==> flow/design.v <==
module spi_transactor (
    input wire clk,
    input wire rst_n,
    input wire spi_clk_rising,
    input wire spi_clk_falling,
    input wire start,
    input wire [7:0] tx_data,
    output reg [7:0] rx_data,
    output reg done,
    output wire active,
    output reg spi_mosi,
    input wire spi_miso
);
    reg [7:0] tx_shift;
    reg [7:0] rx_shift;
    reg [3:0] bit_cnt;
    reg busy;
    assign active = busy;
    always @(posedge clk or negedge rst_n) begin
        if (!rst_n) begin
            spi_mosi <= 1'b1;
            rx_data  <= 8'h00;
            tx_shift <= 8'h00;
            rx_shift <= 8'h00;
            bit_cnt  <= 4'd0;
            done     <= 1'b0;
            busy     <= 1'b0;
        end else begin
            done <= 1'b0;
            if (start && !busy) begin
                busy     <= 1'b1;
                tx_shift <= tx_data;
                rx_shift <= 8'h00;
                bit_cnt  <= 4'd0;
                spi_mosi <= tx_data[7];   
            end
            else if (busy) begin
                if (spi_clk_rising) begin
                    rx_shift <= {rx_shift[6:0], spi_miso};
                    bit_cnt  <= bit_cnt + 1'd1;
                end
                if (spi_clk_falling) begin
                    if (bit_cnt == 4'd8) begin
                        rx_data  <= rx_shift;
                        done     <= 1'b1;
                        busy     <= 1'b0;
                        spi_mosi <= 1'b1;
                    end else begin
                        tx_shift <= {tx_shift[6:0], 1'b0};
                        spi_mosi <= tx_shift[6];
                    end
                end
            end
        end
    end
endmodule
module SD_Controller (
    input  wire        clk,
    input  wire        rst_n,
    input  wire [511:0] write_data,
    input  wire        write_data_ready,
    output reg  [511:0] read_data,
    output reg         read_ready,
    output reg         ready,
    output wire        spi_clk,
    output wire        spi_cs_n,
    output wire        spi_mosi,
    input  wire        spi_miso
);
parameter CLK_DIV            = 5;
parameter POWERUP_CLK_CYCLES = 80;
parameter CMD_RETRY_MAX      = 2000;
parameter BLOCK_BYTES        = 64;
parameter READ_TIMEOUT       = 1024;
reg [3:0] clk_div_cnt;
reg       spi_clk_reg;
reg       spi_clk_rise_reg;
reg       spi_clk_fall_reg;
wire      spi_active;
assign    spi_clk = spi_clk_reg;
always @(posedge clk or negedge rst_n) begin
    if (!rst_n) begin
        clk_div_cnt       <= 4'd0;
        spi_clk_reg       <= 1'b0;
        spi_clk_rise_reg  <= 1'b0;
        spi_clk_fall_reg  <= 1'b0;
    end else begin
        spi_clk_rise_reg  <= 1'b0;
        spi_clk_fall_reg  <= 1'b0;
        if (!spi_active) begin
            clk_div_cnt       <= 4'd0;
            spi_clk_reg       <= 1'b0;
        end else if (clk_div_cnt == (CLK_DIV-1)) begin
            clk_div_cnt       <= 4'd0;
            spi_clk_reg       <= ~spi_clk_reg;
            if (~spi_clk_reg) spi_clk_rise_reg <= 1'b1;
            else              spi_clk_fall_reg <= 1'b1;
        end else begin
            clk_div_cnt <= clk_div_cnt + 1'd1;
        end
    end
end
reg        tx_start;
reg  [7:0] tx_data;
wire [7:0] rx_data;
wire       tx_done;
wire       spi_mosi_wire;
assign     spi_mosi = spi_mosi_wire;
spi_transactor u_spi (
    .clk            (clk),
    .rst_n          (rst_n),
    .spi_clk_rising (spi_clk_rise_reg),
    .spi_clk_falling(spi_clk_fall_reg),
    .start          (tx_start),
    .tx_data        (tx_data),
    .rx_data        (rx_data),
    .done           (tx_done),
    .active         (spi_active),
    .spi_mosi       (spi_mosi_wire),
    .spi_miso       (spi_miso)
);
reg spi_cs_n_reg;
assign spi_cs_n = spi_cs_n_reg;
localparam
    S_IDLE          = 8'd0,
    S_POWERUP       = 8'd1,
    S_CMD0          = 8'd2, S_CMD0_SEND = 8'd3, S_CMD0_WAIT = 8'd4,
    S_CMD8          = 8'd5, S_CMD8_SEND = 8'd6, S_CMD8_WAIT = 8'd7,
    S_CMD59         = 8'd8, S_CMD59_SEND = 8'd9, S_CMD59_WAIT = 8'd10,
    S_CMD55         = 8'd11, S_CMD55_SEND = 8'd12, S_CMD55_WAIT = 8'd13,
    S_ACMD41        = 8'd14, S_ACMD41_SEND = 8'd15, S_ACMD41_WAIT = 8'd16,
    S_CMD58         = 8'd17, S_CMD58_SEND = 8'd18, S_CMD58_WAIT = 8'd19,
    S_CMD16         = 8'd20, S_CMD16_SEND = 8'd21, S_CMD16_WAIT = 8'd22,
    S_READ_CMD      = 8'd23, S_READ_SEND = 8'd24, S_READ_WAIT = 8'd25,
    S_READ_TOKEN    = 8'd26,
    S_READ_DATA     = 8'd27,
    S_WRITE_WAIT    = 8'd28,
    S_WRITE_CMD     = 8'd29, S_WRITE_SEND = 8'd30, S_WRITE_RWAIT = 8'd31,
    S_WRITE_TOKEN   = 8'd32,
    S_WRITE_DATA    = 8'd33,
    S_WRITE_RESP    = 8'd34,
    S_WRITE_BUSY    = 8'd35,
    S_ERROR         = 8'd99;
reg [15:0] powerup_cnt;
reg [15:0] retry_cnt;
reg [15:0] byte_cnt;
reg  [6:0] block_idx;
reg [15:0] timeout;
reg        waiting;
reg        is_sd2;
reg  [7:0] r7_resp[0:4];
reg [31:0] block_addr;
wire [7:0] write_byte;
reg  [7:0] rx_byte;
reg        resp_valid;
reg  [3:0] resp_idx;
reg  [7:0] resp_retry_cnt;
reg [15:0] resp_timeout_cnt;
reg  [7:0] resp_mask;
reg  [7:0] resp_value;
reg  [3:0] resp_bytes_needed;
reg  [7:0] next_state_after_resp;
integer i;
assign write_byte = write_data[511 - 8*block_idx[5:0] -: 8];
always @(posedge clk or negedge rst_n) begin
    if (!rst_n) rx_byte <= 8'hFF;
    else if (tx_done) rx_byte <= rx_data;
end
reg [7:0] state;
always @(posedge clk or negedge rst_n) begin
    if (!rst_n) begin
        state            <= S_IDLE;
        spi_cs_n_reg     <= 1'b1;
        tx_start         <= 1'b0;
        ready            <= 1'b0;
        read_ready       <= 1'b0;
        powerup_cnt      <= 16'd0;
        retry_cnt        <= 16'd0;
        byte_cnt         <= 16'd0;
        block_idx        <= 7'd0;
        timeout          <= 16'd0;
        waiting          <= 1'b0;
        is_sd2           <= 1'b0;
        block_addr       <= 32'd0;
        read_data        <= 512'd0;
        resp_idx         <= 4'd0;
        resp_valid       <= 1'b0;
        resp_retry_cnt   <= 8'd0;
        resp_timeout_cnt <= 16'd0;
        for (i = 0; i < 5; i = i + 1) r7_resp[i] <= 8'd0;
    end else begin
        tx_start   <= 1'b0;
        read_ready <= 1'b0;
        resp_valid <= 1'b0;
        case (state)
            S_IDLE: begin
                ready        <= 1'b0;
                spi_cs_n_reg <= 1'b1;
                state        <= S_POWERUP;
            end
            S_POWERUP: begin
                spi_cs_n_reg <= 1'b1;
                if (powerup_cnt < POWERUP_CLK_CYCLES) begin
                    if (!waiting) begin
                        tx_data  <= 8'hFF;
                        tx_start <= 1'b1;
                        waiting  <= 1'b1;
                    end else if (tx_done) begin
                        waiting     <= 1'b0;
                        powerup_cnt <= powerup_cnt + 1'd1;
                    end
                end else begin
                    state <= S_CMD0;
                end
            end
            S_CMD0: begin
                spi_cs_n_reg <= 1'b0;
                byte_cnt     <= 16'd0;
                waiting      <= 1'b0;
                resp_retry_cnt <= 8'd0;
                resp_timeout_cnt <= 16'd0;
                state        <= S_CMD0_SEND;
            end
            S_CMD0_SEND: begin
                if (!waiting && byte_cnt < 6) begin
                    case (byte_cnt)
                        0: tx_data <= 8'h40;
                        1: tx_data <= 8'h00;
                        2: tx_data <= 8'h00;
                        3: tx_data <= 8'h00;
                        4: tx_data <= 8'h00;
                        5: tx_data <= 8'h95;
                    endcase
                    tx_start <= 1'b1;
                    waiting  <= 1'b1;
                    byte_cnt <= byte_cnt + 1'd1;
                end else if (tx_done && waiting) begin
                    waiting <= 1'b0;
                    if (byte_cnt == 6) begin
                        resp_mask          <= 8'hFF;
                        resp_value         <= 8'h01;
                        resp_bytes_needed  <= 4'd1;
                        next_state_after_resp <= S_CMD8;
                        state              <= S_CMD0_WAIT;
                    end
                end
            end
            S_CMD0_WAIT: begin
                if (!waiting) begin
                    tx_data  <= 8'hFF;
                    tx_start <= 1'b1;
                    waiting  <= 1'b1;
                    resp_timeout_cnt <= resp_timeout_cnt + 1'd1;
                end else if (tx_done) begin
                    waiting <= 1'b0;
                    if (rx_byte != 8'hFF) begin
                        resp_timeout_cnt <= 16'd0;
                        if ((rx_byte & resp_mask) == resp_value) begin
                            r7_resp[0] <= rx_byte;
                            state      <= next_state_after_resp;
                        end else resp_retry_cnt <= resp_retry_cnt + 1'd1;
                    end else if (resp_timeout_cnt > 16'd1000) begin
                        resp_retry_cnt <= resp_retry_cnt + 1'd1;
                    end
                    if (resp_retry_cnt >= 8'd10) begin
                        retry_cnt <= retry_cnt + 1'd1;
                        if (retry_cnt > CMD_RETRY_MAX) state <= S_ERROR;
                        else state <= S_CMD0;
                    end
                end
            end
            S_CMD8: begin
                spi_cs_n_reg <= 1'b0;
                byte_cnt     <= 16'd0;
                waiting      <= 1'b0;
                resp_retry_cnt <= 8'd0;
                resp_timeout_cnt <= 16'd0;
                state        <= S_CMD8_SEND;
            end
            S_CMD8_SEND: begin
                if (!waiting && byte_cnt < 6) begin
                    case (byte_cnt)
                        0: tx_data <= 8'h48;
                        1: tx_data <= 8'h00;
                        2: tx_data <= 8'h00;
                        3: tx_data <= 8'h01;
                        4: tx_data <= 8'hAA;
                        5: tx_data <= 8'h87;
                    endcase
                    tx_start <= 1'b1;
                    waiting  <= 1'b1;
                    byte_cnt <= byte_cnt + 1'd1;
                end else if (tx_done && waiting) begin
                    waiting <= 1'b0;
                    if (byte_cnt == 6) begin
                        resp_mask          <= 8'hFF;
                        resp_value         <= 8'h01;
                        resp_bytes_needed  <= 4'd5;
                        next_state_after_resp <= S_CMD59;
                        resp_idx           <= 4'd0;
                        state              <= S_CMD8_WAIT;
                    end
                end
            end
            S_CMD8_WAIT: begin
                if (!waiting) begin
                    tx_data  <= 8'hFF;
                    tx_start <= 1'b1;
                    waiting  <= 1'b1;
                    resp_timeout_cnt <= resp_timeout_cnt + 1'd1;
                end else if (tx_done) begin
                    waiting <= 1'b0;
                    if (rx_byte != 8'hFF) begin
                        resp_timeout_cnt <= 16'd0;
                        if ((rx_byte & resp_mask) == resp_value) begin
                            r7_resp[resp_idx] <= rx_byte;
                            if (resp_idx == resp_bytes_needed-1) begin
                                if (r7_resp[0]==8'h01 && r7_resp[3]==8'h01 && r7_resp[4]==8'hAA)
                                    is_sd2 <= 1'b1;
                                state <= next_state_after_resp;
                            end else begin
                                resp_idx <= resp_idx + 1'd1;
                            end
                        end else resp_retry_cnt <= resp_retry_cnt + 1'd1;
                    end else if (resp_timeout_cnt > 16'd1000) begin
                        resp_retry_cnt <= resp_retry_cnt + 1'd1;
                    end
                    if (resp_retry_cnt >= 8'd10) begin
                        retry_cnt <= retry_cnt + 1'd1;
                        if (retry_cnt > CMD_RETRY_MAX) state <= S_ERROR;
                        else state <= S_CMD0;
                    end
                end
            end
            S_CMD59: begin
                spi_cs_n_reg <= 1'b0;
                byte_cnt     <= 16'd0;
                waiting      <= 1'b0;
                state        <= S_CMD59_SEND;
            end
            S_CMD59_SEND: begin
                if (!waiting && byte_cnt < 6) begin
                    case (byte_cnt)
                        0: tx_data <= 8'h7B;
                        1: tx_data <= 8'h00;
                        2: tx_data <= 8'h00;
                        3: tx_data <= 8'h00;
                        4: tx_data <= 8'h00;
                        5: tx_data <= 8'h01;
                    endcase
                    tx_start <= 1'b1;
                    waiting  <= 1'b1;
                    byte_cnt <= byte_cnt + 1'd1;
                end else if (tx_done && waiting) begin
                    waiting <= 1'b0;
                    if (byte_cnt == 6) begin
                        resp_mask          <= 8'hFF;
                        resp_value         <= 8'h00;
                        resp_bytes_needed  <= 4'd1;
                        next_state_after_resp <= S_CMD55;
                        state              <= S_CMD59_WAIT;
                    end
                end
            end
            S_CMD59_WAIT: begin
                if (!waiting) begin
                    tx_data  <= 8'hFF;
                    tx_start <= 1'b1;
                    waiting  <= 1'b1;
                    resp_timeout_cnt <= resp_timeout_cnt + 1'd1;
                end else if (tx_done) begin
                    waiting <= 1'b0;
                    if (rx_byte != 8'hFF) begin
                        resp_timeout_cnt <= 16'd0;
                        if ((rx_byte & resp_mask) == resp_value) begin
                            state <= next_state_after_resp;
                        end else resp_retry_cnt <= resp_retry_cnt + 1'd1;
                    end else if (resp_timeout_cnt > 16'd1000) begin
                        resp_retry_cnt <= resp_retry_cnt + 1'd1;
                    end
                    if (resp_retry_cnt >= 8'd10) begin
                        retry_cnt <= retry_cnt + 1'd1;
                        if (retry_cnt > CMD_RETRY_MAX) state <= S_ERROR;
                        else state <= S_CMD0;
                    end
                end
            end
            S_CMD55: begin
                spi_cs_n_reg <= 1'b0;
                byte_cnt     <= 16'd0;
                waiting      <= 1'b0;
                state        <= S_CMD55_SEND;
            end
            S_CMD55_SEND: begin
                if (!waiting && byte_cnt < 6) begin
                    case (byte_cnt)
                        0: tx_data <= 8'h77;
                        1: tx_data <= 8'h00;
                        2: tx_data <= 8'h00;
                        3: tx_data <= 8'h00;
                        4: tx_data <= 8'h00;
                        5: tx_data <= 8'h65;
                    endcase
                    tx_start <= 1'b1;
                    waiting  <= 1'b1;
                    byte_cnt <= byte_cnt + 1'd1;
                end else if (tx_done && waiting) begin
                    waiting <= 1'b0;
                    if (byte_cnt == 6) begin
                        resp_mask          <= 8'hFF;
                        resp_value         <= 8'h01;
                        resp_bytes_needed  <= 4'd1;
                        next_state_after_resp <= S_ACMD41;
                        state              <= S_CMD55_WAIT;
                    end
                end
            end
            S_CMD55_WAIT: begin
                if (!waiting) begin
                    tx_data  <= 8'hFF;
                    tx_start <= 1'b1;
                    waiting  <= 1'b1;
                    resp_timeout_cnt <= resp_timeout_cnt + 1'd1;
                end else if (tx_done) begin
                    waiting <= 1'b0;
                    if (rx_byte != 8'hFF) begin
                        resp_timeout_cnt <= 16'd0;
                        if ((rx_byte & resp_mask) == resp_value) begin
                            state <= next_state_after_resp;
                        end else resp_retry_cnt <= resp_retry_cnt + 1'd1;
                    end else if (resp_timeout_cnt > 16'd1000) begin
                        resp_retry_cnt <= resp_retry_cnt + 1'd1;
                    end
                    if (resp_retry_cnt >= 8'd10) begin
                        retry_cnt <= retry_cnt + 1'd1;
                        if (retry_cnt > CMD_RETRY_MAX) state <= S_ERROR;
                        else state <= S_CMD0;
                    end
                end
            end
            S_ACMD41: begin
                spi_cs_n_reg <= 1'b0;
                byte_cnt     <= 16'd0;
                waiting      <= 1'b0;
                retry_cnt    <= retry_cnt + 1'd1;
                if (retry_cnt > CMD_RETRY_MAX) state <= S_ERROR;
                else state <= S_ACMD41_SEND;
            end
            S_ACMD41_SEND: begin
                if (!waiting && byte_cnt < 6) begin
                    case (byte_cnt)
                        0: tx_data <= 8'h69;
                        1: tx_data <= is_sd2 ? 8'h40 : 8'h00;
                        2: tx_data <= 8'h00;
                        3: tx_data <= 8'h00;
                        4: tx_data <= 8'h00;
                        5: tx_data <= 8'h01;
                    endcase
                    tx_start <= 1'b1;
                    waiting  <= 1'b1;
                    byte_cnt <= byte_cnt + 1'd1;
                end else if (tx_done && waiting) begin
                    waiting <= 1'b0;
                    if (byte_cnt == 6) begin
                        resp_mask          <= 8'hFF;
                        resp_value         <= 8'h00;
                        resp_bytes_needed  <= 4'd1;
                        next_state_after_resp <= S_CMD58;
                        state              <= S_ACMD41_WAIT;
                    end
                end
            end
            S_ACMD41_WAIT: begin
                if (!waiting) begin
                    tx_data  <= 8'hFF;
                    tx_start <= 1'b1;
                    waiting  <= 1'b1;
                    resp_timeout_cnt <= resp_timeout_cnt + 1'd1;
                end else if (tx_done) begin
                    waiting <= 1'b0;
                    if (rx_byte != 8'hFF) begin
                        resp_timeout_cnt <= 16'd0;
                        if ((rx_byte & resp_mask) == resp_value) begin
                            state <= next_state_after_resp;
                        end else resp_retry_cnt <= resp_retry_cnt + 1'd1;
                    end else if (resp_timeout_cnt > 16'd1000) begin
                        resp_retry_cnt <= resp_retry_cnt + 1'd1;
                    end
                    if (resp_retry_cnt >= 8'd10) begin
                        retry_cnt <= retry_cnt + 1'd1;
                        if (retry_cnt > CMD_RETRY_MAX) state <= S_ERROR;
                        else state <= S_CMD0;
                    end
                end
            end
            S_CMD58: begin
                spi_cs_n_reg <= 1'b0;
                byte_cnt     <= 16'd0;
                waiting      <= 1'b0;
                state        <= S_CMD58_SEND;
            end
            S_CMD58_SEND: begin
                if (!waiting && byte_cnt < 6) begin
                    case (byte_cnt)
                        0: tx_data <= 8'h7A;
                        1: tx_data <= 8'h00;
                        2: tx_data <= 8'h00;
                        3: tx_data <= 8'h00;
                        4: tx_data <= 8'h00;
                        5: tx_data <= 8'hFF;
                    endcase
                    tx_start <= 1'b1;
                    waiting  <= 1'b1;
                    byte_cnt <= byte_cnt + 1'd1;
                end else if (tx_done && waiting) begin
                    waiting <= 1'b0;
                    if (byte_cnt == 6) begin
                        resp_mask          <= 8'hFF;
                        resp_value         <= 8'h00;
                        resp_bytes_needed  <= 4'd5;
                        next_state_after_resp <= S_CMD16;
                        resp_idx           <= 4'd0;
                        state              <= S_CMD58_WAIT;
                    end
                end
            end
            S_CMD58_WAIT: begin
                if (!waiting) begin
                    tx_data  <= 8'hFF;
                    tx_start <= 1'b1;
                    waiting  <= 1'b1;
                    resp_timeout_cnt <= resp_timeout_cnt + 1'd1;
                end else if (tx_done) begin
                    waiting <= 1'b0;
                    if (rx_byte != 8'hFF) begin
                        resp_timeout_cnt <= 16'd0;
                        if ((rx_byte & resp_mask) == resp_value) begin
                            r7_resp[resp_idx] <= rx_byte;
                            if (resp_idx == resp_bytes_needed-1) state <= next_state_after_resp;
                            else resp_idx <= resp_idx + 1'd1;
                        end else resp_retry_cnt <= resp_retry_cnt + 1'd1;
                    end else if (resp_timeout_cnt > 16'd1000) begin
                        resp_retry_cnt <= resp_retry_cnt + 1'd1;
                    end
                    if (resp_retry_cnt >= 8'd10) begin
                        retry_cnt <= retry_cnt + 1'd1;
                        if (retry_cnt > CMD_RETRY_MAX) state <= S_ERROR;
                        else state <= S_CMD0;
                    end
                end
            end
            S_CMD16: begin
                spi_cs_n_reg <= 1'b0;
                byte_cnt     <= 16'd0;
                waiting      <= 1'b0;
                state        <= S_CMD16_SEND;
            end
            S_CMD16_SEND: begin
                if (!waiting && byte_cnt < 6) begin
                    case (byte_cnt)
                        0: tx_data <= 8'h50;
                        1: tx_data <= 8'h00;
                        2: tx_data <= 8'h00;
                        3: tx_data <= 8'h00;
                        4: tx_data <= 8'h40;    
                        5: tx_data <= 8'hFF;
                    endcase
                    tx_start <= 1'b1;
                    waiting  <= 1'b1;
                    byte_cnt <= byte_cnt + 1'd1;
                end else if (tx_done && waiting) begin
                    waiting <= 1'b0;
                    if (byte_cnt == 6) begin
                        resp_mask          <= 8'hFF;
                        resp_value         <= 8'h00;
                        resp_bytes_needed  <= 4'd1;
                        next_state_after_resp <= S_READ_CMD;
                        state              <= S_CMD16_WAIT;
                    end
                end
            end
            S_CMD16_WAIT: begin
                if (!waiting) begin
                    tx_data  <= 8'hFF;
                    tx_start <= 1'b1;
                    waiting  <= 1'b1;
                    resp_timeout_cnt <= resp_timeout_cnt + 1'd1;
                end else if (tx_done) begin
                    waiting <= 1'b0;
                    if (rx_byte != 8'hFF) begin
                        resp_timeout_cnt <= 16'd0;
                        if ((rx_byte & resp_mask) == resp_value) begin
                            state <= next_state_after_resp;
                        end else resp_retry_cnt <= resp_retry_cnt + 1'd1;
                    end else if (resp_timeout_cnt > 16'd1000) begin
                        resp_retry_cnt <= resp_retry_cnt + 1'd1;
                    end
                    if (resp_retry_cnt >= 8'd10) begin
                        retry_cnt <= retry_cnt + 1'd1;
                        if (retry_cnt > CMD_RETRY_MAX) state <= S_ERROR;
                        else state <= S_CMD0;
                    end
                end
            end
            S_READ_CMD: begin
                spi_cs_n_reg <= 1'b0;
                byte_cnt     <= 16'd0;
                block_idx    <= 7'd0;
                timeout      <= 16'd0;
                read_data    <= 512'd0;
                waiting      <= 1'b0;
                state        <= S_READ_SEND;
            end
            S_READ_SEND: begin
                if (!waiting && byte_cnt < 6) begin
                    case (byte_cnt)
                        0: tx_data <= 8'h51;
                        1: tx_data <= block_addr[23:16];
                        2: tx_data <= block_addr[15:8];
                        3: tx_data <= block_addr[7:0];
                        4: tx_data <= 8'h00;
                        5: tx_data <= 8'h01;
                    endcase
                    tx_start <= 1'b1;
                    waiting  <= 1'b1;
                    byte_cnt <= byte_cnt + 1'd1;
                end else if (tx_done && waiting) begin
                    waiting <= 1'b0;
                    if (byte_cnt == 6) begin
                        resp_mask          <= 8'hFF;
                        resp_value         <= 8'h00;
                        resp_bytes_needed  <= 4'd1;
                        next_state_after_resp <= S_READ_TOKEN;
                        state              <= S_READ_WAIT;
                    end
                end
            end
            S_READ_WAIT: begin
                if (!waiting) begin
                    tx_data  <= 8'hFF;
                    tx_start <= 1'b1;
                    waiting  <= 1'b1;
                    resp_timeout_cnt <= resp_timeout_cnt + 1'd1;
                end else if (tx_done) begin
                    waiting <= 1'b0;
                    if (rx_byte != 8'hFF) begin
                        resp_timeout_cnt <= 16'd0;
                        if ((rx_byte & resp_mask) == resp_value) begin
                            state <= next_state_after_resp;
                        end else resp_retry_cnt <= resp_retry_cnt + 1'd1;
                    end else if (resp_timeout_cnt > 16'd1000) begin
                        resp_retry_cnt <= resp_retry_cnt + 1'd1;
                    end
                    if (resp_retry_cnt >= 8'd10) begin
                        retry_cnt <= retry_cnt + 1'd1;
                        if (retry_cnt > CMD_RETRY_MAX) state <= S_ERROR;
                        else state <= S_CMD0;
                    end
                end
            end
            S_READ_TOKEN: begin
                if (!waiting) begin
                    tx_data  <= 8'hFF;
                    tx_start <= 1'b1;
                    waiting  <= 1'b1;
                end else if (tx_done) begin
                    waiting <= 1'b0;
                    if (rx_byte == 8'hFE) begin
                        block_idx <= 7'd0;
                        state     <= S_READ_DATA;
                    end else begin
                        timeout <= timeout + 1'd1;
                        if (timeout > READ_TIMEOUT) state <= S_ERROR;
                    end
                end
            end
            S_READ_DATA: begin
                if (!waiting) begin
                    tx_data  <= 8'hFF;
                    tx_start <= 1'b1;
                    waiting  <= 1'b1;
                end else if (tx_done) begin
                    waiting <= 1'b0;
                    read_data[511 - 8*block_idx -: 8] <= rx_byte;
                    if (block_idx == 7'd63) state <= S_WRITE_WAIT;
                    else block_idx <= block_idx + 1'd1;
                end
            end
            S_WRITE_WAIT: begin
                ready <= 1'b1;
                if (write_data_ready) begin
                    ready        <= 1'b0;
                    spi_cs_n_reg <= 1'b0;
                    byte_cnt     <= 16'd0;
                    block_idx    <= 7'd0;
                    waiting      <= 1'b0;
                    state        <= S_WRITE_CMD;
                end
            end
            S_WRITE_CMD: begin
                state <= S_WRITE_SEND;
            end
            S_WRITE_SEND: begin
                if (!waiting && byte_cnt < 6) begin
                    case (byte_cnt)
                        0: tx_data <= 8'h58;
                        1: tx_data <= block_addr[23:16];
                        2: tx_data <= block_addr[15:8];
                        3: tx_data <= block_addr[7:0];
                        4: tx_data <= 8'h00;
                        5: tx_data <= 8'h01;
                    endcase
                    tx_start <= 1'b1;
                    waiting  <= 1'b1;
                    byte_cnt <= byte_cnt + 1'd1;
                end else if (tx_done && waiting) begin
                    waiting <= 1'b0;
                    if (byte_cnt == 6) begin
                        resp_mask          <= 8'hFF;
                        resp_value         <= 8'h00;
                        resp_bytes_needed  <= 4'd1;
                        next_state_after_resp <= S_WRITE_TOKEN;
                        state              <= S_WRITE_RWAIT;
                    end
                end
            end
            S_WRITE_RWAIT: begin
                if (!waiting) begin
                    tx_data  <= 8'hFF;
                    tx_start <= 1'b1;
                    waiting  <= 1'b1;
                    resp_timeout_cnt <= resp_timeout_cnt + 1'd1;
                end else if (tx_done) begin
                    waiting <= 1'b0;
                    if (rx_byte != 8'hFF) begin
                        resp_timeout_cnt <= 16'd0;
                        if ((rx_byte & resp_mask) == resp_value) begin
                            state <= next_state_after_resp;
                        end else resp_retry_cnt <= resp_retry_cnt + 1'd1;
                    end else if (resp_timeout_cnt > 16'd1000) begin
                        resp_retry_cnt <= resp_retry_cnt + 1'd1;
                    end
                    if (resp_retry_cnt >= 8'd10) begin
                        retry_cnt <= retry_cnt + 1'd1;
                        if (retry_cnt > CMD_RETRY_MAX) state <= S_ERROR;
                        else state <= S_CMD0;
                    end
                end
            end
            S_WRITE_TOKEN: begin
                if (!waiting) begin
                    tx_data  <= 8'hFE;
                    tx_start <= 1'b1;
                    waiting  <= 1'b1;
                end else if (tx_done) begin
                    waiting <= 1'b0;
                    state   <= S_WRITE_DATA;
                end
            end
            S_WRITE_DATA: begin
                if (!waiting) begin
                    tx_data  <= write_byte;
                    tx_start <= 1'b1;
                    waiting  <= 1'b1;
                end else if (tx_done) begin
                    waiting <= 1'b0;
                    if (block_idx == 7'd63) state <= S_WRITE_RESP;
                    else block_idx <= block_idx + 1'd1;
                end
            end
            S_WRITE_RESP: begin
                if (!waiting) begin
                    tx_data  <= 8'hFF;
                    tx_start <= 1'b1;
                    waiting  <= 1'b1;
                end else if (tx_done) begin
                    waiting <= 1'b0;
                    if ((rx_byte & 8'h1F) == 8'h05) state <= S_WRITE_BUSY;
                end
            end
            S_WRITE_BUSY: begin
                if (!waiting) begin
                    tx_data  <= 8'hFF;
                    tx_start <= 1'b1;
                    waiting  <= 1'b1;
                end else if (tx_done) begin
                    waiting <= 1'b0;
                    if (rx_byte == 8'hFF) begin
                        block_addr <= block_addr + 32'd64;
                        spi_cs_n_reg <= 1'b1;
                        read_ready   <= 1'b1;
                        state        <= S_READ_CMD;
                    end
                end
            end
            S_ERROR: begin
                ready        <= 1'b0;
                spi_cs_n_reg <= 1'b1;
            end
            default: state <= S_ERROR;
        endcase
    end
end
endmodule
module regfile_1024bit (
    input  wire         clk,        
    input  wire         rw,         
    input  wire         sel,        
    input  wire [511:0] data_in,    
    output reg  [511:0] data_out    
);
    reg [1023:0] regfile;
    always @(posedge clk) begin
        if (rw) begin
            if (sel) begin
                regfile[1023:512] <= data_in;   
            end else begin
                regfile[511:0]   <= data_in;    
	    end
        end else begin
            if (sel) begin
                data_out <= regfile[1023:512];  
            end else begin 
                data_out <= regfile[511:0];     
       	    end 
	end
    end
endmodule
module xorEncr (clk, rst, start, rw_flag, done,
sd_data_in, sd_data_out, sd_data_valid, sd_ready, 
reg_file_rw, reg_file_sel, reg_file_data_out);
    parameter DATA_WIDTH = 512; 
    parameter KEY_WIDTH = 512; 
    input wire clk;
    input wire rst;
    input wire start;  
    input wire rw_flag;  
    output wire done;  
    input wire [DATA_WIDTH-1:0] sd_data_in;  
    output reg [DATA_WIDTH-1:0] sd_data_out;  
    input wire sd_data_valid;  
    input wire sd_ready;  
    output reg reg_file_rw;  
    output reg reg_file_sel;  
    input wire [KEY_WIDTH-1:0] reg_file_data_out;  
    localparam IDLE            = 4'b0000;
    localparam READ_DATA       = 4'b0001;
    localparam READ_KEY        = 4'b0010;
    localparam WAIT_KEY        = 4'b0011;
    localparam ENCRYPT         = 4'b0100;
    localparam WRITE_ENCRYPTED = 4'b0101;
    localparam READ_ENCRYPTED  = 4'b0110;
    localparam DECRYPT         = 4'b0111;
    localparam WRITE_DECRYPTED = 4'b1000;
    localparam DONE_STATE      = 4'b1001;
    reg [3:0] state, next_state;
    reg [DATA_WIDTH-1:0] data_buffer;       
    reg [KEY_WIDTH-1:0] key_buffer;         
    reg [DATA_WIDTH-1:0] result_buffer;     
    assign done = (state == DONE_STATE);   
    always @(posedge clk) begin
        if (rst) begin
            state <= IDLE;
            data_buffer <= {DATA_WIDTH{1'b0}};
            key_buffer <= {KEY_WIDTH{1'b0}};
            result_buffer <= {DATA_WIDTH{1'b0}};
        end else begin
            state <= next_state;
            case (state)
                READ_DATA: begin
                    if (sd_data_valid)
                        data_buffer <= sd_data_in;   
                end
                READ_ENCRYPTED: begin
                    if (sd_data_valid)
                        data_buffer <= sd_data_in;   
                end
                WAIT_KEY: begin
                    key_buffer <= reg_file_data_out;   
                end
                ENCRYPT: begin
                    result_buffer <= data_buffer ^ key_buffer;   
                end
                DECRYPT: begin
                    result_buffer <= data_buffer ^ key_buffer;   
                end
            endcase
        end
    end
    always @(*) begin
        next_state = state;
        sd_data_out = result_buffer;
        reg_file_rw = 1'b0;
        reg_file_sel = 1'b0;
        case (state)
            IDLE: begin
                if (start) begin
                    if (rw_flag == 1'b1)
                        next_state = READ_DATA;       
                    else
                        next_state = READ_ENCRYPTED;  
                end
            end
            READ_DATA: begin
                if (sd_data_valid)
                    next_state = READ_KEY;
            end
            READ_KEY: begin
                reg_file_rw = 1'b0;    
                reg_file_sel = 1'b0;   
                next_state = WAIT_KEY;
            end
            WAIT_KEY: begin
                next_state = ENCRYPT;
            end
            ENCRYPT: begin
                next_state = WRITE_ENCRYPTED;
            end
            WRITE_ENCRYPTED: begin
                sd_data_out = result_buffer;   
                if (sd_ready)
                    next_state = DONE_STATE;
            end
            READ_ENCRYPTED: begin
                if (sd_data_valid)
                    next_state = READ_KEY;
            end
            DECRYPT: begin
                next_state = WRITE_DECRYPTED;
            end
            WRITE_DECRYPTED: begin
                sd_data_out = result_buffer;   
                if (sd_ready)
                    next_state = DONE_STATE;
            end
            DONE_STATE: begin
                next_state = IDLE;
            end
            default: begin
                next_state = IDLE;
            end
        endcase
    end
endmodule
module sd_encr_device (
    input wire clk,                     
    input wire rst,                     
    input wire start,                   
    input wire rw_flag,                 
    output wire done,                   
    output wire sd_clk,
    output wire sd_cs_n,
    output wire sd_mosi,
    input  wire sd_miso,
    input wire key_rw,                  
    input wire key_sel,                 
    input wire [511:0] key_data_in,     
    output wire [511:0] key_data_out    
);
    wire sd_ready;
    wire sd_read_ready;
    wire sd_write_data_ready;
    wire [511:0] sd_data_in;
    wire [511:0] sd_data_out;
    reg xor_start;
    wire xor_done;
    wire [511:0] xor_sd_data_in;
    wire xor_sd_data_valid;
    wire xor_sd_ready;
    wire [511:0] xor_sd_data_out;
    wire reg_file_rw;
    wire reg_file_sel;
    wire [511:0] reg_file_data_out;
    reg sd_write_trigger;
    SD_Controller u_sd_controller (
        .clk              (clk),
        .rst_n            (~rst),
        .write_data       (sd_data_out),
        .write_data_ready (sd_write_data_ready),
        .read_data        (sd_data_in),
        .read_ready       (sd_read_ready),
        .ready            (sd_ready),
        .spi_clk          (sd_clk),
        .spi_cs_n         (sd_cs_n),
        .spi_mosi         (sd_mosi),
        .spi_miso         (sd_miso)
    );
    xorEncr #(
        .DATA_WIDTH(512),
        .KEY_WIDTH(512)
    ) u_xor_encr (
        .clk              (clk),
        .rst              (rst),
        .start            (xor_start),
        .rw_flag          (rw_flag),
        .done             (xor_done),
        .sd_data_in       (xor_sd_data_in),
        .sd_data_out      (xor_sd_data_out),
        .sd_data_valid    (xor_sd_data_valid),
        .sd_ready         (xor_sd_ready),
        .reg_file_rw      (reg_file_rw),
        .reg_file_sel     (reg_file_sel),
        .reg_file_data_out(reg_file_data_out)
    );
    regfile_1024bit u_regfile (
        .clk        (clk),
        .rw         (key_rw | reg_file_rw),         
        .sel        (key_sel & ~reg_file_rw),       
        .data_in    (key_data_in),
        .data_out   (key_data_out)
    );
    assign reg_file_data_out = key_data_out;
    localparam T_IDLE        = 3'd0;
    localparam T_WAIT_SD     = 3'd1;
    localparam T_TRIGGER_XOR = 3'd2;
    localparam T_WAIT_XOR    = 3'd3;
    localparam T_TRIGGER_SD  = 3'd4;
    localparam T_DONE        = 3'd5;
    reg [2:0] top_state, top_next;
    always @(posedge clk or posedge rst) begin
        if (rst)
            top_state <= T_IDLE;
        else
            top_state <= top_next;
    end
    always @(*) begin
        top_next = top_state;
        xor_start = 1'b0;
        sd_write_trigger = 1'b0;
        case (top_state)
            T_IDLE: begin
                if (start && sd_ready) begin
                    top_next = T_WAIT_SD;
                end
            end
            T_WAIT_SD: begin
                if (rw_flag) begin  
                    if (sd_ready)
                        top_next = T_TRIGGER_XOR;
                end else begin 
                    top_next = T_TRIGGER_XOR;
                end
            end
            T_TRIGGER_XOR: begin
                xor_start = 1'b1;
                top_next = T_WAIT_XOR;
            end
            T_WAIT_XOR: begin
                if (xor_done) begin
                    if (rw_flag)  
                        top_next = T_TRIGGER_SD;
                    else         
                        top_next = T_TRIGGER_SD;
                end
            end
            T_TRIGGER_SD: begin
                sd_write_trigger = 1'b1;
                if (sd_ready)
                    top_next = T_DONE;
            end
            T_DONE: begin
                top_next = T_IDLE;
            end
            default: top_next = T_IDLE;
        endcase
    end
    assign xor_sd_data_in    = sd_data_in;
    assign xor_sd_data_valid = sd_ready;
    assign xor_sd_ready      = sd_ready;
    assign sd_data_out       = xor_sd_data_out;
    assign sd_write_data_ready = sd_write_trigger;
    assign done = (top_state == T_DONE);
endmodule
# [Reports on sd_encr_device]
# Module sd_encr_device before and after one edit of its RTL, step after step.
# "before" refers to lines of the RTL above, "after" to lines of the edited file.
# "diff": "after" minus "before" as printed here.
# Operators carry their Yosys type and port widths (W data, S select, Z words).
# Library cell names are shortened.
# The mark n/a stands for no value.
[design] top_module="sd_encr_device" clock_port="clk" lib="sky130hd" pvt_corner="tt_025C_1v80"

# [Edit of the RTL]
# The edit as a unified diff against the file above.
# The edit is scripted, without regard to the design's behaviour, which it may alter; it was not made to optimise anything.
# begin of diff
@@ -162,5 +162,7 @@
 reg  [7:0] next_state_after_resp;
 integer i;
-assign write_byte = write_data[511 - 8*block_idx[5:0] -: 8];
+reg [7:0] write_byte_p1;
+always @(posedge clk) write_byte_p1 <= write_data[511 - 8*block_idx[5:0] -: 8];
+assign write_byte = write_byte_p1;
 always @(posedge clk or negedge rst_n) begin
     if (!rst_n) rx_byte <= 8'hFF;
# end of diff

# [After elaboration]
# Source: Yosys, flattened and elaborated. Widths are those after wreduce. Registers that Yosys merges into a memory's read port (data or address) are not register bits. Print and check cells do not count.
[op_classes] element="n_reduce_logical" before=84 after=84 diff=0
[op_classes] element="n_shift" before=3 after=3 diff=0
[op_classes] element="n_addsub" before=19 after=19 diff=0
[op_classes] element="logic" before=10 after=10 diff=0
[op_classes] element="equal" before=194 after=194 diff=0
[op_classes] element="muxes" before=259 after=259 diff=0
[op_classes] element="compare" before=6 after=6 diff=0
[ops] op="$mux W8" before=137 after=137 diff=0
[ops] op="$ne A2 B1 Y1 const B" before=73 after=73 diff=0
[ops] op="$mux W1" before=35 after=35 diff=0
[ops] op="$ne A2 B2 Y1 const B" before=30 after=30 diff=0
[ops] op="$mux W4" before=22 after=22 diff=0
[ops] op="$eq A8 B5 Y1 const B" before=16 after=16 diff=0
[ops] op="$mux W7" before=14 after=14 diff=0
[ops] op="$mux W16" before=11 after=11 diff=0
[ops] op="$reduce_or A2 Y1" before=9 after=9 diff=0
[ops] op="$eq A8 B4 Y1 const B" before=8 after=8 diff=0
[ops] op="$ne A3 B1 Y1 const B" before=8 after=8 diff=0
[ops] op="$reduce_bool A2 Y1" before=8 after=8 diff=0
[ops] op="$reduce_and A4 Y1" before=7 after=7 diff=0
[ops] op="$logic_and A1 B1 Y1" before=6 after=6 diff=0
[ops] op="$mux W3" before=6 after=6 diff=0
[ops] op="$add A16 B1 Y16 const B" before=5 after=5 diff=0
[ops] op="$eq A4 B3 Y1 const B" before=5 after=5 diff=0
[ops] op="$mux W512" before=5 after=5 diff=0
[ops] op="$not A1 Y1" before=5 after=5 diff=0
[ops] op="$reduce_and A2 Y1" before=5 after=5 diff=0
[ops] op="$reduce_and A3 Y1" before=5 after=5 diff=0
[ops] op="$eq A8 B3 Y1 const B" before=4 after=4 diff=0
[ops] op="$eq A8 B6 Y1 const B" before=4 after=4 diff=0
[ops] op="$ne A4 B4 Y1 const B" before=4 after=4 diff=0
[ops] op="$pmux W8 S3" before=4 after=4 diff=0
[ops] op="$reduce_or A3 Y1" before=4 after=4 diff=0
[ops] op="$add A4 B1 Y4 const B" before=3 after=3 diff=0
[ops] op="$eq A16 B3 Y1 const B" before=3 after=3 diff=0
# Not every row of either side is listed.
[word_totals] element="register_bits" before=3840 after=3848 diff=8
[word_totals] element="out_inout_bits" before=516 after=516 diff=0
[word_totals] element="inputBits" before=519 after=519 diff=0
[word_totals] element="elab_cells" before=619 after=620 diff=1

# [Depth]
# Depth = most cells in a row (Yosys ltp): at word level without a register or memory, in the mapped netlist without a sequential cell, where the memories' decode and read muxes count.
[logic_depth] element="depth_word" before=11 after=11 diff=0
[logic_depth] element="ABC_AREA" before="0" after="0"
[logic_depth] element="mapped_depth" before=13 after=14 diff=1
[logic_depth] element="ltp_nobuf" before=11 after=11 diff=0

# [After synthesis]
# Source: synth_stat.txt of the flow (Yosys; design flattened, memories mapped). It holds for the ABC_AREA given above (unset counts as 0); a run with the other value may have another netlist.
[mapped] element="synth_area_um2" before=143182.3 after=143866.7 diff=684.4
[mapped] element="mapped_cells" before=11076 after=11207 diff=131
[mapped] element="flip_flops" before=3815 after=3823 diff=8
[mapped] element="seq_area_um2" before=95495.3 after=95655.5 diff=160.2
[mapped] element="n_buf" before=694 after=714 diff=20
[types] cell_type="a22o_1" before=525 after=289 diff=-236
[types] cell_type="nand2_1" before=1185 after=1348 diff=163
[types] cell_type="o21ai_0" before=71 after=206 diff=135
[types] cell_type="o2bb2ai_1" before=0 after=106 diff=106
[types] cell_type="mux4_2" before=120 after=168 diff=48
[types] cell_type="mux2i_1" before=570 after=524 diff=-46
[types] cell_type="nor2_1" before=1183 after=1139 diff=-44
[types] cell_type="nor3_1" before=49 after=88 diff=39
[types] cell_type="buf_2" before=31 after=67 diff=36
[types] cell_type="a21oi_1" before=624 after=598 diff=-26
[types] cell_type="nor2_2" before=32 after=7 diff=-25
[types] cell_type="nor4_1" before=14 after=39 diff=25
[types] cell_type="o221ai_1" before=26 after=4 diff=-22
[types] cell_type="clkbuf_1" before=555 after=537 diff=-18
[types] cell_type="a211oi_1" before=530 after=517 diff=-13
[types] cell_type="o22ai_1" before=23 after=10 diff=-13
[types] cell_type="nand3_1" before=59 after=71 diff=12
[types] cell_type="nand4_1" before=41 after=29 diff=-12
# Not every row of either side is listed.
# The figures by module come from a second, unflattened synthesis with its own total; it is not the netlist above.
[hier_totals] element="hier_cells" before=11015 after=11263 diff=248
[hier_totals] element="area_unflattened_um2" before=154044.0 after=154172.9 diff=128.9
# Rows give one instance, submodules left out.
[by_module_before] module="xorEncr" mod_area_um2=64708.3 mod_seq_area_um2=30929.7 instances=1 cells=6121
[by_module_before] module="regfile_1024bit" mod_area_um2=54307.1 mod_seq_area_um2=46124.2 instances=1 cells=2108
[by_module_before] module="SD_Controller" mod_area_um2=33404.5 mod_seq_area_um2=17563.1 instances=1 cells=2671
[by_module_before] module="spi_transactor" mod_area_um2=1392.6 mod_seq_area_um2=752.0 instances=1 cells=95
[by_module_before] module="sd_encr_device" mod_area_um2=231.5 mod_seq_area_um2=151.4 instances=1 cells=20
[by_module_after] module="xorEncr" mod_area_um2=64708.3 mod_seq_area_um2=30929.7 instances=1 cells=6121
[by_module_after] module="regfile_1024bit" mod_area_um2=54307.1 mod_seq_area_um2=46124.2 instances=1 cells=2108
[by_module_after] module="SD_Controller" mod_area_um2=33533.4 mod_seq_area_um2=17723.2 instances=1 cells=2919
[by_module_after] module="spi_transactor" mod_area_um2=1392.6 mod_seq_area_um2=752.0 instances=1 cells=95
[by_module_after] module="sd_encr_device" mod_area_um2=231.5 mod_seq_area_um2=151.4 instances=1 cells=20

# [Timing after synthesis]
# Path of least setup slack by OpenSTA after synthesis, without wires, with an ideal clock, recovery checks aside; 20% of the period is set as input and as output delay. Where synthesis merged equal registers, the netlist keeps one of their names.
[synth_path] element="kind" before="in2reg" after="in2reg"
[synth_path] element="from" before="in key_rw" after="in key_rw"
[synth_path] element="to" before="reg u_regfile.regfile[0]" after="reg u_regfile.regfile[0]"
[synth_path] element="clock_period_ns" before=10.0 after=10.0 diff=0.0
[synth_path] element="arrival_time_ns" before=74.331 after=74.331 diff=0.000
[synth_path] element="path_slack_ns" before=-72.305 after=-72.305 diff=0.000
[synth_path] element="t_required_ns" before=2.027 after=2.027 diff=0.000
[synth_path] element="n_path_buf" before=0 after=0 diff=0
[synth_path] element="driving_pins" before=2 after=2 diff=0
[synth_path] element="delay_ns" before=80.304 after=80.304 diff=0.000
[synth_path] element="synth_period_reached_ns" before=82.305 after=82.305 diff=0.000
# "delay_ns" = arrival - input delay + setup time.
# "driving_pins" counts driving pins, that of a launching flip-flop among them; a cell with two outputs on the path counts twice.
# "synth_period_reached_ns" is the clock period less the worst setup slack; recovery checks do not enter. This is arithmetic on one report: input and output delays are still those of the set period (20% each).
# The rows between start and end are the longest chain of elaborated cells between them; the timing report does not say that the signal goes this way. Where chains are equally long, one stands for them.
# A line is the first line of the expression or statement that the cell stems from. Yosys adds cells for indexed reads and writes and turns some case tables into memories.
[synth_between_before] path_cell_list="inv_1 -> nor2_1" elab_chain_cells=1
[synth_lines_before] element="start, declared" line=955 text="input wire key_rw,"
[synth_lines_before] element="$reduce_and A2 Y1"
[synth_lines_before] element="end, assigned" line=818 text="regfile[511:0]   <= data_in;"
[synth_lines_before] element="end, declared" line=812 text="reg [1023:0] regfile;"
[synth_between_after] path_cell_list="inv_1 -> nor2_1" elab_chain_cells=1
[synth_lines_after] element="start, declared" line=957 text="input wire key_rw,"
[synth_lines_after] element="$reduce_and A2 Y1"
[synth_lines_after] element="end, assigned" line=820 text="regfile[511:0]   <= data_in;"
[synth_lines_after] element="end, declared" line=814 text="reg [1023:0] regfile;"

# [Path in the finished layout]
# Path of least setup slack in the final report of the runs of set A (OpenROAD, finished layout, wires in). Where an end is a register, its clock arrival counts in the times.
[layout_path] element="kind" before="reg2reg" after="reg2reg"
[layout_path] element="from" before="reg u_sd_controller.block_idx[1]" after="reg u_sd_controller.block_idx[1]"
[layout_path] element="to" before="reg u_sd_controller.read_data[56]" after="reg u_sd_controller.read_data[240]"
[layout_path] element="path_slack_ns" before=3.09 after=4.31 diff=1.22
[layout_path] element="n_path_buf" before=1 after=0 diff=-1
[layout_path] element="driving_pins" before=13 after=12 diff=-1
[layout_path] element="arrival_time_ns" before=7.68 after=6.50 diff=-1.18
[layout_path] element="t_required_ns" before=10.78 after=10.82 diff=0.04
[layout_path] element="clock_period_ns" before=10.0 after=10.0 diff=0.0
# The rows between start and end are the longest chain of elaborated cells between them; the timing report does not say that the signal goes this way. Where chains are equally long, one stands for them.
# At most two assigning lines are given for a register; there are more.
# Lines with a computed index may be missing from the assigning lines.
[layout_between_before] path_cell_list="dfrtp_4 -> buf_4 -> nand2_1 -> nor3_1 -> inv_1 -> ha_1 -> nor4bb_1 -> nand2_1 -> nor4_2 -> nand2_2 -> nor2_4 -> a21oi_1 -> a22o_1" elab_chain_cells=11
[layout_lines_before] element="start, declared" line=147 text="reg  [6:0] block_idx;"
[layout_lines_before] element="start, assigned" line=686 text="else block_idx <= block_idx + 1'd1;"
[layout_lines_before] element="start, assigned" line=768 text="else block_idx <= block_idx + 1'd1;"
[layout_lines_before] element="$sub A9 B10 Y11" line=684 text="read_data[511 - 8*block_idx -: 8] <= rx_byte;"
[layout_lines_before] element="$add A32 B1 Y32" line=684
[layout_lines_before] element="$sub A32 B4 Y32" line=684
[layout_lines_before] element="$neg A32 Y33" line=684
[layout_lines_before] element="$shift A8 B33 Y512" line=684
[layout_lines_before] element="$not A512 Y512" line=684
[layout_lines_before] element="$and A512 B512 Y512" line=684
[layout_lines_before] element="$or A512 B512 Y512" line=684
[layout_lines_before] element="$mux W512" line=682 text="end else if (tx_done) begin"
[layout_lines_before] element="$mux W512" line=678 text="if (!waiting) begin"
[layout_lines_before] element="$pmux W512 S2" line=195 text="case (state)"
[layout_lines_before] element="end, assigned" line=185 text="read_data        <= 512'd0;"
[layout_lines_before] element="end, assigned" line=610 text="read_data    <= 512'd0;"
[layout_lines_before] element="end, declared" line=62 text="output reg  [511:0] read_data,"
[layout_between_after] path_cell_list="dfrtp_4 -> ha_1 -> nand2_1 -> or3_1 -> ha_1 -> nor4b_1 -> nand4_1 -> nor2_1 -> nand3_1 -> nor3_4 -> a21oi_1 -> a2bb2o_1" elab_chain_cells=11
[layout_lines_after] element="start, declared" line=147 text="reg  [6:0] block_idx;"
[layout_lines_after] element="start, assigned" line=688 text="else block_idx <= block_idx + 1'd1;"
[layout_lines_after] element="start, assigned" line=770 text="else block_idx <= block_idx + 1'd1;"
[layout_lines_after] element="$sub A9 B10 Y11" line=686 text="read_data[511 - 8*block_idx -: 8] <= rx_byte;"
[layout_lines_after] element="$add A32 B1 Y32" line=686
[layout_lines_after] element="$sub A32 B4 Y32" line=686
[layout_lines_after] element="$neg A32 Y33" line=686
[layout_lines_after] element="$shift A8 B33 Y512" line=686
[layout_lines_after] element="$not A512 Y512" line=686
[layout_lines_after] element="$and A512 B512 Y512" line=686
[layout_lines_after] element="$or A512 B512 Y512" line=686
[layout_lines_after] element="$mux W512" line=684 text="end else if (tx_done) begin"
[layout_lines_after] element="$mux W512" line=680 text="if (!waiting) begin"
[layout_lines_after] element="$pmux W512 S2" line=197 text="case (state)"
[layout_lines_after] element="end, assigned" line=187 text="read_data        <= 512'd0;"
[layout_lines_after] element="end, assigned" line=612 text="read_data    <= 512'd0;"
[layout_lines_after] element="end, declared" line=62 text="output reg  [511:0] read_data,"

# [Layout results]
# Runs of the flow (Yosys, OpenROAD) on both versions; the two runs of a pair have the same settings. The constraints put input and output delay at 20% of the set period each and load the outputs with 0.01 pF.
[flow_settings_set_A] CORE_UTILIZATION=45 PLACE_DENSITY_LB_ADDON=0.2 period_ns=10.0 CAP_MARGIN=20 CORE_MARGIN=2 SLEW_MARGIN=20
[results_set_A] element="yosys.chip_area_um2" before=143182.3 after=143866.7 diff=684.4
[results_set_A] element="achieved_clock_period_ns" before=6.906 after=5.688 diff=-1.218
[results_set_A] element="die_footprint_um2" before=322709.0 after=324245.0 diff=1536.0
[results_set_A] element="fin_util_pct" before=53.9 after=54.1 diff=0.2
[results_set_A] element="final_setup_tns_ns" before=0.000 after=0.000 diff=0.000
[results_set_A] element="setup_ws_ns" before=3.094 after=4.312 diff=1.218
[results_set_A] element="design_power_uw" before=33457 after=33423 diff=-34
[results_set_A] element="worst_hold_slack_ns" before=0.380 after=0.378 diff=-0.002
[results_set_A] element="cell_area_final_um2" before=171029.0 after=172138.0 diff=1109.0
[flow_settings_set_B] ABC_AREA=0 CELL_PAD_IN_SITES_GLOBAL_PLACEMENT=1 CORE_MARGIN=2 CORE_UTILIZATION=17 CTS_CLUSTER_DIAMETER=332 CTS_CLUSTER_SIZE=31 MIN_ROUTING_LAYER="met2" PLACE_DENSITY=0.44 SETUP_SLACK_MARGIN=-0.64 period_ns=6.82 CAP_MARGIN=20 SLEW_MARGIN=20
[results_set_B] element="yosys.chip_area_um2" before=143182.3 after=143866.7 diff=684.4
[results_set_B] element="achieved_clock_period_ns" before=6.327 after=5.538 diff=-0.789
[results_set_B] element="die_footprint_um2" before=849605.0 after=853647.0 diff=4042.0
[results_set_B] element="fin_util_pct" before=20.4 after=20.5 diff=0.1
[results_set_B] element="final_setup_tns_ns" before=0.000 after=0.000 diff=0.000
[results_set_B] element="setup_ws_ns" before=0.493 after=1.282 diff=0.789
[results_set_B] element="design_power_uw" before=39596 after=39696 diff=100
[results_set_B] element="worst_hold_slack_ns" before=0.395 after=0.394 diff=-0.001
[results_set_B] element="cell_area_final_um2" before=171542.0 after=173149.0 diff=1607.0
# "achieved_clock_period_ns" means the clock period less the worst setup slack. The figure is calculated, with input and output delays left at 20% of the set period.
# "design_power_uw": no workload was simulated; the value follows from the tool's default switching activity.
